==> flow/design.v <==
module keypad_encoder_4x4(input [7:0]data,output reg [3:0] encode_data);
  always @(data) begin
    case(data)
      8'h81: encode_data = 4'd0;
      8'h82: encode_data = 4'd1;
      8'h84: encode_data = 4'd2;
      8'h88: encode_data = 4'd3;
      8'h41: encode_data = 4'd4;
      8'h42: encode_data = 4'd5;
      8'h44: encode_data = 4'd6;
      8'h48: encode_data = 4'd7;
      8'h21: encode_data = 4'd8;
      8'h22: encode_data = 4'd9;
      8'h24: encode_data = 4'd10;
      8'h28: encode_data = 4'd11;
      8'h11: encode_data = 4'd12;
      8'h12: encode_data = 4'd13;
      8'h14: encode_data = 4'd14;
      8'h18: encode_data = 4'd15;
      default: encode_data = 4'd0;
  endcase
 end
endmodule
module keypad_scanner #(parameter rows_count=4, 
                        parameter cols_count=4)(input clk, rst, start, input [rows_count-1:0] rows, input ack, 
                                                output reg[cols_count-1:0] cols,output reg[cols_count+rows_count-1:0] data, output reg done);
  typedef enum {scan_rows, detect_row, wait_key_release} States_e;
  States_e state,nextState;
  always_ff @(posedge clk) begin: rst_clk_blk
    if(!rst) begin
      state <= scan_rows;
    end
    else
      state <= nextState;
  end:rst_clk_blk
  always_ff @(posedge clk) begin: Scanning
   if (!rst) begin 
      cols <= '0;
      cols[0] <= 1; 
   end
   else begin
   if(start == 1) begin:start_fsm
    case(state) 
      scan_rows: begin
                     if(rows == 0) begin
                       cols <= {cols[cols_count-2:0],cols[cols_count-1]}; 
                     end
      end
 endcase
   end
  end
  end:Scanning
  always_comb begin
     case(state) 
      scan_rows: begin 
                   data = '0;
                   done = 0;
                 end
      detect_row: begin 
                    if (ack == 0) begin data = {rows,cols};
                                        done = 1;
                                  end
                    else begin data = 0;
                               done = 0;
                  end
                end            
      wait_key_release: begin 
                   data = 0;
                   done = 0;
                 end  
      default: begin 
                   data = 0;
                   done = 0;
                 end  
    endcase
  end
  always_comb begin: state_change
   case(state) 
     scan_rows: begin
                 if(rows != 0 )
                      nextState = detect_row;
                 else
                      nextState = scan_rows;
     end
     detect_row: if(ack == 1) begin
                    nextState = wait_key_release;
                 end
                 else nextState = detect_row;
     wait_key_release: if(rows != 0) nextState = wait_key_release;
                       else          nextState = scan_rows;
     default: nextState = scan_rows;
   endcase
  end:state_change
endmodule
module keypad_controller #(parameter cols_count=4,parameter rows_count=4)(
                           input clk, rst, enable, ack,
                           output [cols_count-1:0] cols,
                           input [rows_count-1:0]rows,
                           output reg [3:0] encode_data,
                           output reg done);
  wire [cols_count+rows_count-1:0] data;
  keypad_scanner kpad_scanner(.clk(clk), .rst(rst), .start(enable), .rows(rows),.cols(cols),.data(data),.ack(ack),.done(done));
  keypad_encoder_4x4 kpad_encode(.data(data),.encode_data(encode_data));
endmodule
module alu #(parameter BCDdigits=2)(           input [3:0]operator,
					       input bit op1_sign,
					       input bit op2_sign,
                                               input [BCDdigits*4-1:0] operand1,operand2,
                                               output reg [BCDdigits*4*2-1:0]result,
                                               output reg sign);
  parameter plus     = 4'd10;
  parameter subtract = 4'd11;
  parameter mul      = 4'd12;
  parameter div      = 4'd13;
  always_comb begin
     sign = 0;
     case(operator) 
        plus: begin
             if(op1_sign == 0 && op2_sign == 0) begin
	     result =  operand1 + operand2;
             sign = 0;
	     end
	     else if(op1_sign == 0 && op2_sign == 1) begin
	     result =  operand1 - operand2;
             sign = 0;
	     end
	     else if(op1_sign == 1 && op2_sign == 0) begin
	       if (operand1 < operand2) begin
	         result =  operand2 - operand1;
                 sign = 0;
	       end
	       else begin
	         result = operand1 - operand2;
	         sign = 1;
	       end
	       end
	     else begin
	     result =  operand1 + operand2;
             sign = 1;
	     end
            end
        subtract: begin
             if(op1_sign == 0 && op2_sign == 0) begin
	      if (operand1 < operand2) begin
               result = operand2 - operand1;
               sign = 1;
             end
             else begin
               result = operand1 - operand2;
               sign = 0;
             end
             end
            else if(op1_sign == 1 && op2_sign == 1) begin
	      if (operand1 < operand2) begin
               result = operand2 - operand1;
               sign = 0;
             end
             else begin
               result = operand1 - operand2;
               sign = 1;
             end
             end
            else if(op1_sign == 0 && op2_sign == 1) begin
	       result = operand1 + operand2;
               sign = 0;
            end
            else begin
	       result = operand1 + operand2;
               sign = 1;
             end
            end
        mul: begin
             if(op1_sign == 0 && op2_sign == 0) begin
	      result =  operand1 * operand2;
              sign = 0;
	     end
	     else if(op1_sign == 0 && op2_sign == 1) begin
	     result =  operand1 * operand2;
             sign = 1;
	     end
	     else if(op1_sign == 1 && op2_sign == 0) begin
	     result =  operand1 * operand2;
             sign = 1;
	     end
	     else begin
	     result =  operand1 * operand2;
             sign = 0;
	     end
            end
        div: begin
               if(operand2 == 0) result = 0;      
               else  begin
             if(op1_sign == 0 && op2_sign == 0) begin
	      result =  operand1 / operand2;
              sign = 0;
	     end
	     else if(op1_sign == 0 && op2_sign == 1) begin
	     result =  operand1 / operand2;
             sign = 1;
	     end
	     else if(op1_sign == 1 && op2_sign == 0) begin
	     result =  operand1 / operand2;
             sign = 1;
	     end
	     else begin
	     result =  operand1 / operand2;
             sign = 0;
	     end
	       end
            end
        default: begin 
	          result = 0;
		  sign = 0;
		 end
      endcase
  end
endmodule
module BCD2binary #(parameter BCDdigits = 4)(input [BCDdigits*4-1:0] bcd,
                                             output reg [BCDdigits*4-1:0] binary);
 always @(bcd)begin
    binary = bcd[15:12]* 10'd1000 + bcd[11:8] * 8'd100 +bcd[7:4] * 8'd10 + bcd[3:0]; 
 end
endmodule
module binary2BCD(input [15:0] binary,
                  output reg [15:0] bcd);
  reg[3:0] digit1,digit2,digit3,digit4;
  integer counter;
  always @(binary) begin
      digit1 = 0;
      digit2 = 0;
      digit3 = 0;
      digit4 = 0;
      counter = 0;
   if(binary <= 16'h270f) begin   
    for (counter = 15; counter >= 0; counter = counter - 1) begin
      if(digit2 >= 5)  digit2 = digit2 + 3;
      if(digit3 >= 5)  digit3 = digit3 + 3;
      if(digit4 >= 5)  digit4 = digit4 + 3;
      digit1 = digit1 << 1;
      digit1[0] = digit2[3];
      digit2 = digit2 << 1;
      digit2[0] = digit3[3];
      digit3 = digit3 << 1;
      digit3[0] = digit4[3];
      digit4 = digit4 << 1;
      digit4[0] = binary[counter];  
    end
   bcd = {digit1,digit2,digit3,digit4};
  end
  else begin
    bcd = {4'h0,4'ha,4'hb,4'hb};
  end
  end
endmodule
`timescale 1 ns / 1 ns
module control_logic #(parameter BCDdigits=2)(input [3:0] data,
                                            input clk, rst, done,
                                            output reg ack,
                                            output reg [BCDdigits*4*2-1:0] display,
                                            output reg sign);
  typedef enum {start, receiveBCDdigits_set1, receiveOperation, receiveBCDdigits_set2, compute_and_continue, ack_BCDdigits_set1, ack_BCDdigits_set2, ack_operation} States_e;
  States_e state,nextState;
  reg [BCDdigits*4-1:0] operand1,operand2;
  reg [3:0] operator;
  reg op1_sign;
  wire [BCDdigits*4*2-1:0] op_bin1,op_bin2;
  wire [BCDdigits*4*2-1:0] op;
  wire op2_sign,alu_sign;
  reg [15:0] alu_op1,alu_op2;    
  reg [31:0] alu_result;
  reg [15:0] condt_result;
  assign condt_result = (alu_result > 32'd9999) ? '1:alu_result[15:0];
  assign op2_sign = '0;
  alu#(.BCDdigits(4)) alu(.operator(operator),.operand1(op_bin1),.operand2(op_bin2),.result(alu_result),.sign(alu_sign),.op1_sign(op1_sign),.op2_sign(op2_sign));  
  BCD2binary bb1(.bcd(alu_op1),.binary(op_bin1));
  BCD2binary bb2(.bcd(alu_op2),.binary(op_bin2));
  binary2BCD b2b(.binary(condt_result),.bcd(op));
  always_ff @(posedge clk) begin: rst_clk_blk
    if(!rst) begin
     state <= start;
    end
    else
      state <= nextState;
  end:rst_clk_blk
 always @(posedge clk) begin:fsm_logic
      case(state)
        start:   begin  ack <= '0;
                   operand1 <= '0;
                   operand2 <= '0;
                   operator <= '0;
                   alu_op1  <= '0;
                   alu_op2  <= '0; 
                   op1_sign <= '0;
                 end
        receiveBCDdigits_set1: begin 
                            ack <= 1;
                            if(data <= 4'd9) begin   
                              operand1 <= {operand1[BCDdigits*4-4-1:0],data};   
                            end
                            sign <= 0;
                           end
        ack_BCDdigits_set1: 
                            begin 
                               ack <= 0;
                               alu_op1 <= operand1;
                               display <= operand1;
                            end
        receiveOperation: begin
                           ack <= 1;
                           operator <= data[3:0];   
                          end
        ack_operation: 
                       begin 
                          ack <= 0;
                       end
        receiveBCDdigits_set2: begin 
                           ack <= 1;
                             operand2 <= {operand2[BCDdigits*4-4-1:0],data};   
                           sign <= 0;
                         end
        ack_BCDdigits_set2: 
                            begin
                              ack <= 0;
			      sign <= 0;
                              display <= operand2;
                              alu_op2 <= operand2;
                            end
        compute_and_continue: begin 
                         ack <= 1;
                         if(data >=4'd9) begin   
                           if(op != 16'habb) alu_op1 <= op;
                           else alu_op1 <= 0;
                           op1_sign <= alu_sign;
                           operand2 <= '0;
                           alu_op2 <= '0;
                           operator <= data[3:0];
                           display <= op; 
			   sign <= alu_sign;
                         end
                   end
        endcase
  end:fsm_logic
  always_comb begin: always_comb_nextstate
    case(state)
         start:           if(done == 1) nextState = receiveBCDdigits_set1;
                          else nextState = start;
        receiveBCDdigits_set1: 
                          if (done == 1) nextState = ack_BCDdigits_set1;
                          else nextState = receiveBCDdigits_set1;
        ack_BCDdigits_set1: 
                         if(done == 1 && data <= 4'd9) 
                           nextState = receiveBCDdigits_set1;
                         else if (done == 1 && data <=4'd13) 
                           nextState = receiveOperation;
                         else if(done ==1)
                           nextState = start;
                         else nextState = ack_BCDdigits_set1;
        receiveOperation:
                          if(done == 1) nextState = ack_operation;
                          else nextState = receiveOperation;
        ack_operation: 
                     if(done==1)
                       nextState = receiveBCDdigits_set2;
                     else nextState = ack_operation;
        receiveBCDdigits_set2:
                          if (done == 1) nextState = ack_BCDdigits_set2;
                          else nextState = receiveBCDdigits_set2;
        ack_BCDdigits_set2:
                         if(done == 1 && data <= 4'd9) 
                           nextState = receiveBCDdigits_set2;
                         else if (done == 1 && data <= 4'd14) 
                           nextState = compute_and_continue;
                         else if(done ==1)
                           nextState = start;
                         else nextState = ack_BCDdigits_set2;
        compute_and_continue: if (data <= 4'd13)
                           nextState = ack_operation;
                         else if (done == 1)
                           nextState = start;
                         else nextState = compute_and_continue;
        default : nextState = start;       
        endcase
  end: always_comb_nextstate
endmodule
module BCD2seg7 (input [3:0] bcd,
                 output reg [7:0]leds);
	always @(bcd)
		case (bcd)      
			4'h0: leds = 8'b0111_1110;
	   		4'h1: leds = 8'b0011_0000;
			4'h2: leds = 8'b0110_1101;
			4'h3: leds = 8'b0111_1001;
			4'h4: leds = 8'b0011_0011;
			4'h5: leds = 8'b0101_1011;
			4'h6: leds = 8'b0101_1111;
			4'h7: leds = 8'b0111_0000;
			4'h8: leds = 8'b0111_1111;
			4'h9: leds = 8'b0111_1011;
			4'ha: leds = 8'b0100_1111;   
			4'hb: leds = 8'b0000_0101;   
			default: leds = 8'b0000_0000;
		endcase
endmodule
module display #(parameter BCDdigits = 2)(input [BCDdigits*4*2-1:0] display_data,
                                          output wire [7:0]seven_seg_data1,seven_seg_data2,seven_seg_data3,seven_seg_data4);
 BCD2seg7 disp1(.bcd(display_data[15:12]),.leds(seven_seg_data1));
 BCD2seg7 disp2(.bcd(display_data[11:8]),.leds(seven_seg_data2));
 BCD2seg7 disp3(.bcd(display_data[7:4]),.leds(seven_seg_data3));
 BCD2seg7 disp4(.bcd(display_data[3:0]),.leds(seven_seg_data4));
endmodule
`timescale 1 ns / 1 ns
module calculator #(parameter BCDdigits = 2,parameter cols_count=4,parameter rows_count=4)(
                                                                                          input clk,rst,start,
                                                                                          output [cols_count-1:0] cols,
                                                                                          input [rows_count-1:0] rows,
                                                                                          output reg [7:0] digit1,digit2,digit3,digit4,
                                                                                          output reg sign);
  wire [BCDdigits*4*2-1:0] display;
  wire [3:0]encode_data;
  wire done,ack;
  keypad_controller kpad_controller(.clk(clk), .rst(rst), .enable(start), .ack(ack),.cols(cols),.rows(rows),.encode_data(encode_data),.done(done));
  control_logic control_logic(.data(encode_data), .clk(clk), .rst(rst), .done(done), .ack(ack), .display(display),.sign(sign));
  display disp(.display_data(display[15:0]),.seven_seg_data1(digit1),.seven_seg_data2(digit2),.seven_seg_data3(digit3),.seven_seg_data4(digit4));
 endmodule
# Tool chain data of calculator
# What the tools print for calculator, step after step.
# Lines are those of the file above, counted from 1.
# A cell with - has no value.
# setup
top_module	calculator
clk_port	clk
library	sky130hd
pvt_corner	tt_025C_1v80

# Elaborated design
# Counts by Yosys on the flattened word-level netlist (proc, flatten, opt, wreduce; memories kept). Print and check cells are left out. Cells with the same type and inputs are merged into one.
# Memory sizes are those after Yosys's memory passes, which may raise the word count (mostly to a power of two), join words into wider ones and drop unused or constant bits.
# word_totals
romBits	448
n_memories	4
register_bits	139
input_bits	7
out_inout_bits	37
clocked_rd_ports_x_width	28
elab_cells	333
# mem_list
memory	size	word_bits	rd	wr	line_no	text
(name not given)	16	7	1	0	388	case (bcd)
(name not given)	16	7	1	0	388
(name not given)	16	7	1	0	388
(name not given)	16	7	1	0	388
# classes
n_div	1
add_sub_neg	53
reduce_and_logical	29
muxes	144
eq_ne	31
n_cmp	51
mul	7
# ops
operator	count
16-bit by 16-bit divider with 32-bit output	1
16-bit by 16-bit multiplier with 32-bit output	1
32-bit 2-to-1 mux	9
4-bit 2-to-1 mux	71
32-bit case mux with 8-bit select	1
4-bit by 3-bit >= comparator with 1-bit output (second input constant)	44
16-bit case mux with 3-bit select	3
4-bit by 2-bit adder with 4-bit output (second input constant)	34
32-bit by 3-bit == test with 1-bit output (second input constant)	4
32-bit case mux with 4-bit select	1
32-bit by 2-bit == test with 1-bit output (second input constant)	3
16-bit 2-to-1 mux	6
4-bit by 7-bit multiplier with 11-bit output (second input constant)	2
3-bit 2-to-1 mux	27
4-bit by 5-bit multiplier with 9-bit output (second input constant)	2
32-bit by 1-bit == test with 1-bit output (second input constant)	2
32-bit zero test	2
4-bit case mux with 15-bit select	1
4-bit by 3-bit multiplier with 7-bit output (second input constant)	2
16-bit by 16-bit subtractor with 17-bit output	2
16-bit by 11-bit adder with 16-bit output	2
16-bit by 4-bit adder with 16-bit output	2
16-bit by 8-bit adder with 16-bit output	2
32-bit by 14-bit greater-than comparator with 1-bit output (second input constant)	1
8-bit by 5-bit == test with 1-bit output (second input constant)	4
8-bit by 6-bit == test with 1-bit output (second input constant)	4
8-bit by 7-bit == test with 1-bit output (second input constant)	4
8-bit 2-to-1 mux	4
# Not listed: further kinds 28, cells in them 75.

# Longest topological paths
# Yosys ltp: most cells in a row. Word level: on the elaborated netlist, between registers, memories and ports. Mapped: between sequential cells and ports; inverters and the memories' decode and read muxes count.
# depth
ltp_word	61
abc_area	0
mapped_depth	473
ltp_nobuf	431

# Mapped cells and area
# The flow's flattened synthesis, as Yosys stat reports it; memories are mapped. The netlist is that of the ABC_AREA named above (0 if unset); the other value can give another one.
# The area totals of this step are shown rounded.
# mapped
seq_area_um2	2713
cells	4883
area_um2	36550
buffers	151
ffs	106
# types
type	count	area_total_um2
sky130_fd_sc_hd__ha_1	505	6318.56
sky130_fd_sc_hd__fa_1	114	2.28E+03
sky130_fd_sc_hd__nor2_1	498	1.87E+03
sky130_fd_sc_hd__edfxtp_1	59	1.77E+03
sky130_fd_sc_hd__nand2_1	421	1.58E+03
sky130_fd_sc_hd__o21a_1	205	1.54E+03
sky130_fd_sc_hd__inv_1	349	1.31E+03
sky130_fd_sc_hd__nor3_1	261	1.31E+03
sky130_fd_sc_hd__a21oi_1	258	1.29E+03
sky130_fd_sc_hd__xnor2_1	139	1.22E+03
sky130_fd_sc_hd__dfxtp_1	47	940.902
sky130_fd_sc_hd__o31ai_1	105	788.256
sky130_fd_sc_hd__o21ai_0	142	710.682
sky130_fd_sc_hd__mux2i_1	68	680.653
sky130_fd_sc_hd__mux2_2	56	630.605
sky130_fd_sc_hd__a21o_1	81	608.083
sky130_fd_sc_hd__nand3_1	121	605.581
sky130_fd_sc_hd__xor2_1	64	560.538
# Other cell types: 132; their cells: 1390.
# The figures by module come from a second, unflattened synthesis with its own total; it is not the netlist above.
# unflattened
hier_cells	6104
area_unflattened_um2	46270
# Rows give one instance, submodules left out.
# by_module
mod	n_inst	n_cells	mod_area_um2	seq_area_um2
alu (BCDdigits=4)	1	4579	33490	0.0
binary2BCD	1	733	4838	0.0
BCD2binary	2	184	1637	0.0
control_logic	1	231	3125	2052
BCD2seg7	4	35	269.0	0.0
keypad_scanner	1	36	335.3	140.1
keypad_encoder_4x4	1	17	125.1	0.0
calculator	1	0	0.0	0.0
display	1	0	0.0	0.0
keypad_controller	1	0	0.0	0.0

# Worst setup path after synthesis
# OpenSTA on the mapped netlist: ideal clock, no wires. The path of least setup slack (recovery checks aside). Input and output delay are each 20% of the period. Register names are those of the netlist, which keeps one name where synthesis merged equal registers.
# synth_timing
path_kind	register to register
from	register control_logic.alu_op2[6]
to	register (no name shown)
arrival_ns	86.046
delay_ns	86.116
tclk_ns	85.0
slack_ns	-1.116
required_time_ns	84.930
t_first_pin_ns	0.000
n_path_buf	44
path_stages	443
synth_period_reached_ns	86.116
# "delay_ns" = arrival - input delay + setup time.
# "path_stages": output pins that drive a net of the path, with the launching flip-flop's if there is one; two outputs of one cell count as two.
# "synth_period_reached_ns" = period - worst setup slack (recovery checks aside). The figure is calculated, with input and output delays left at 20% of the set period.
# A register here has more assigning lines than the two given.
# synth_via
cell_sequence	sky130_fd_sc_hd__edfxtp_1 -> sky130_fd_sc_hd__ha_1 -> sky130_fd_sc_hd__inv_1 -> sky130_fd_sc_hd__fa_1 -> sky130_fd_sc_hd__inv_1 -> sky130_fd_sc_hd__ha_1 -> sky130_fd_sc_hd__fa_1 -> sky130_fd_sc_hd__inv_1 -> sky130_fd_sc_hd__nand2_1 -> sky130_fd_sc_hd__nor3_1 -> sky130_fd_sc_hd__ha_1 -> sky130_fd_sc_hd__o21a_1 -> sky130_fd_sc_hd__o22ai_1 -> sky130_fd_sc_hd__o311ai_1 -> sky130_fd_sc_hd__and3_1 -> sky130_fd_sc_hd__ha_1 -> sky130_fd_sc_hd__a21o_1 -> sky130_fd_sc_hd__a21oi_1 -> [407 not listed] -> sky130_fd_sc_hd__a21oi_1 -> sky130_fd_sc_hd__nor2b_1 -> sky130_fd_sc_hd__o21ai_0 -> sky130_fd_sc_hd__nand2b_1 -> sky130_fd_sc_hd__a21oi_1 -> sky130_fd_sc_hd__o2111ai_1 -> sky130_fd_sc_hd__a2111oi_0 -> sky130_fd_sc_hd__nand4_1 -> sky130_fd_sc_hd__a2111oi_0 -> sky130_fd_sc_hd__nand4_1 -> sky130_fd_sc_hd__o31a_1 -> sky130_fd_sc_hd__and2_1 -> sky130_fd_sc_hd__a211oi_1 -> sky130_fd_sc_hd__o21a_1 -> sky130_fd_sc_hd__inv_1 -> sky130_fd_sc_hd__ha_1 -> sky130_fd_sc_hd__o21a_1 -> sky130_fd_sc_hd__a21oi_1
# synth_lines
element	line_no	text
start, declared	269	reg [15:0] alu_op1,alu_op2;
start, assigned	292	alu_op2  <= '0;
start, assigned	326	alu_op2 <= operand2;
# No chain of elaborated cells between the ends is given.

# Path in the finished layout
# Path of least setup slack in the final report of stored run 2 (OpenROAD, finished layout, wires in). Where an end is a register, its clock arrival counts in the times.
# layout_timing
path_kind	register to register
from	register control_logic.alu_op2[6]
to	register (no name shown)
t_first_pin_ns	0.38
path_stages	396
tclk_ns	140.0
required_time_ns	140.29
arrival_ns	97.49
n_path_buf	2
slack_ns	42.81
# A register here has more assigning lines than the two given.
# layout_via
cell_sequence	sky130_fd_sc_hd__edfxtp_1 -> sky130_fd_sc_hd__ha_1 -> sky130_fd_sc_hd__inv_1 -> sky130_fd_sc_hd__fa_1 -> sky130_fd_sc_hd__inv_1 -> sky130_fd_sc_hd__ha_1 -> sky130_fd_sc_hd__fa_1 -> sky130_fd_sc_hd__and2_1 -> sky130_fd_sc_hd__a21oi_1 -> sky130_fd_sc_hd__nor2_1 -> sky130_fd_sc_hd__nand2_1 -> sky130_fd_sc_hd__nor2_1 -> sky130_fd_sc_hd__ha_1 -> sky130_fd_sc_hd__or3_1 -> sky130_fd_sc_hd__o22ai_1 -> sky130_fd_sc_hd__o311ai_1 -> sky130_fd_sc_hd__and3_1 -> sky130_fd_sc_hd__ha_1 -> [360 not listed] -> sky130_fd_sc_hd__a21oi_1 -> sky130_fd_sc_hd__nor2b_1 -> sky130_fd_sc_hd__o21ai_0 -> sky130_fd_sc_hd__nand2b_1 -> sky130_fd_sc_hd__a21oi_1 -> sky130_fd_sc_hd__o2111ai_1 -> sky130_fd_sc_hd__a2111oi_0 -> sky130_fd_sc_hd__nand4_1 -> sky130_fd_sc_hd__a2111oi_0 -> sky130_fd_sc_hd__nand4_1 -> sky130_fd_sc_hd__o31a_1 -> sky130_fd_sc_hd__and2_1 -> sky130_fd_sc_hd__a211oi_1 -> sky130_fd_sc_hd__o21a_1 -> sky130_fd_sc_hd__inv_1 -> sky130_fd_sc_hd__ha_1 -> sky130_fd_sc_hd__o21a_1 -> sky130_fd_sc_hd__a21oi_1
# layout_lines
element	line_no	text
start, declared	269	reg [15:0] alu_op1,alu_op2;
start, assigned	292	alu_op2  <= '0;
start, assigned	326	alu_op2 <= operand2;
# No chain of elaborated cells between the ends is given.

# Stored flow runs of calculator (5 of them; Yosys, OpenROAD, sky130hd). They differ in their settings and are not a sequence. Constraints: input delay and output delay 20% of the set period each, output load 0.01 pF.
# The measured numbers are rounded.
# Among the settings, . means not set for that run.
# Results: . = not shown.
run name	CAP_MARGIN	CELL_PAD_IN_SITES_DETAIL_PLACEMENT	CELL_PAD_IN_SITES_GLOBAL_PLACEMENT	CORE_ASPECT_RATIO	CORE_UTILIZATION	GPL_TIMING_DRIVEN	MAX_ROUTING_LAYER	MIN_ROUTING_LAYER	PLACE_DENSITY	SLEW_MARGIN	TNS_END_PERCENT	period_ns	CORE_MARGIN	ABC_AREA	CTS_CLUSTER_DIAMETER	CTS_CLUSTER_SIZE	GPL_ROUTABILITY_DRIVEN	HOLD_SLACK_MARGIN	SETUP_SLACK_MARGIN	PLACE_DENSITY_LB_ADDON	final_setup_tns_ns	design_die_area_um2	hold_worst_slack_ns	finish.stdcell_area_um2	ws_setup_ns	ys_area_um2
stored run 1	5	2	0	0.92	65	0	met4	met1	0.94	15	50	99.0	2	.	.	.	.	.	.	.	.	.	.	.	.	.
stored run 2	5	.	1	1.14	36	.	.	.	.	25	.	140.0	2	0	235	63	1	.	.	.	0.000	104100	0.521	38720	42.81	36550
stored run 3	25	1	1	1.6	40	.	met4	.	.	40	10	86.0	2	0	175	.	.	-0.06	5.0	.	0.000	93870	0.520	43310	7.887	36550
stored run 4	20	.	1	1.5	30	.	met4	.	.	15	10	140.0	2	1	235	63	1	.	-2.0	0.18	0.000	143300	0.470	44610	64.89	42060
stored run 5	20	.	.	.	35	.	.	.	.	20	.	81.7	2	.	.	.	.	.	.	.	0.000	107000	0.516	41590	3.965	36550
# Stored run 1: did not finish, placement stopped with DPL-0033
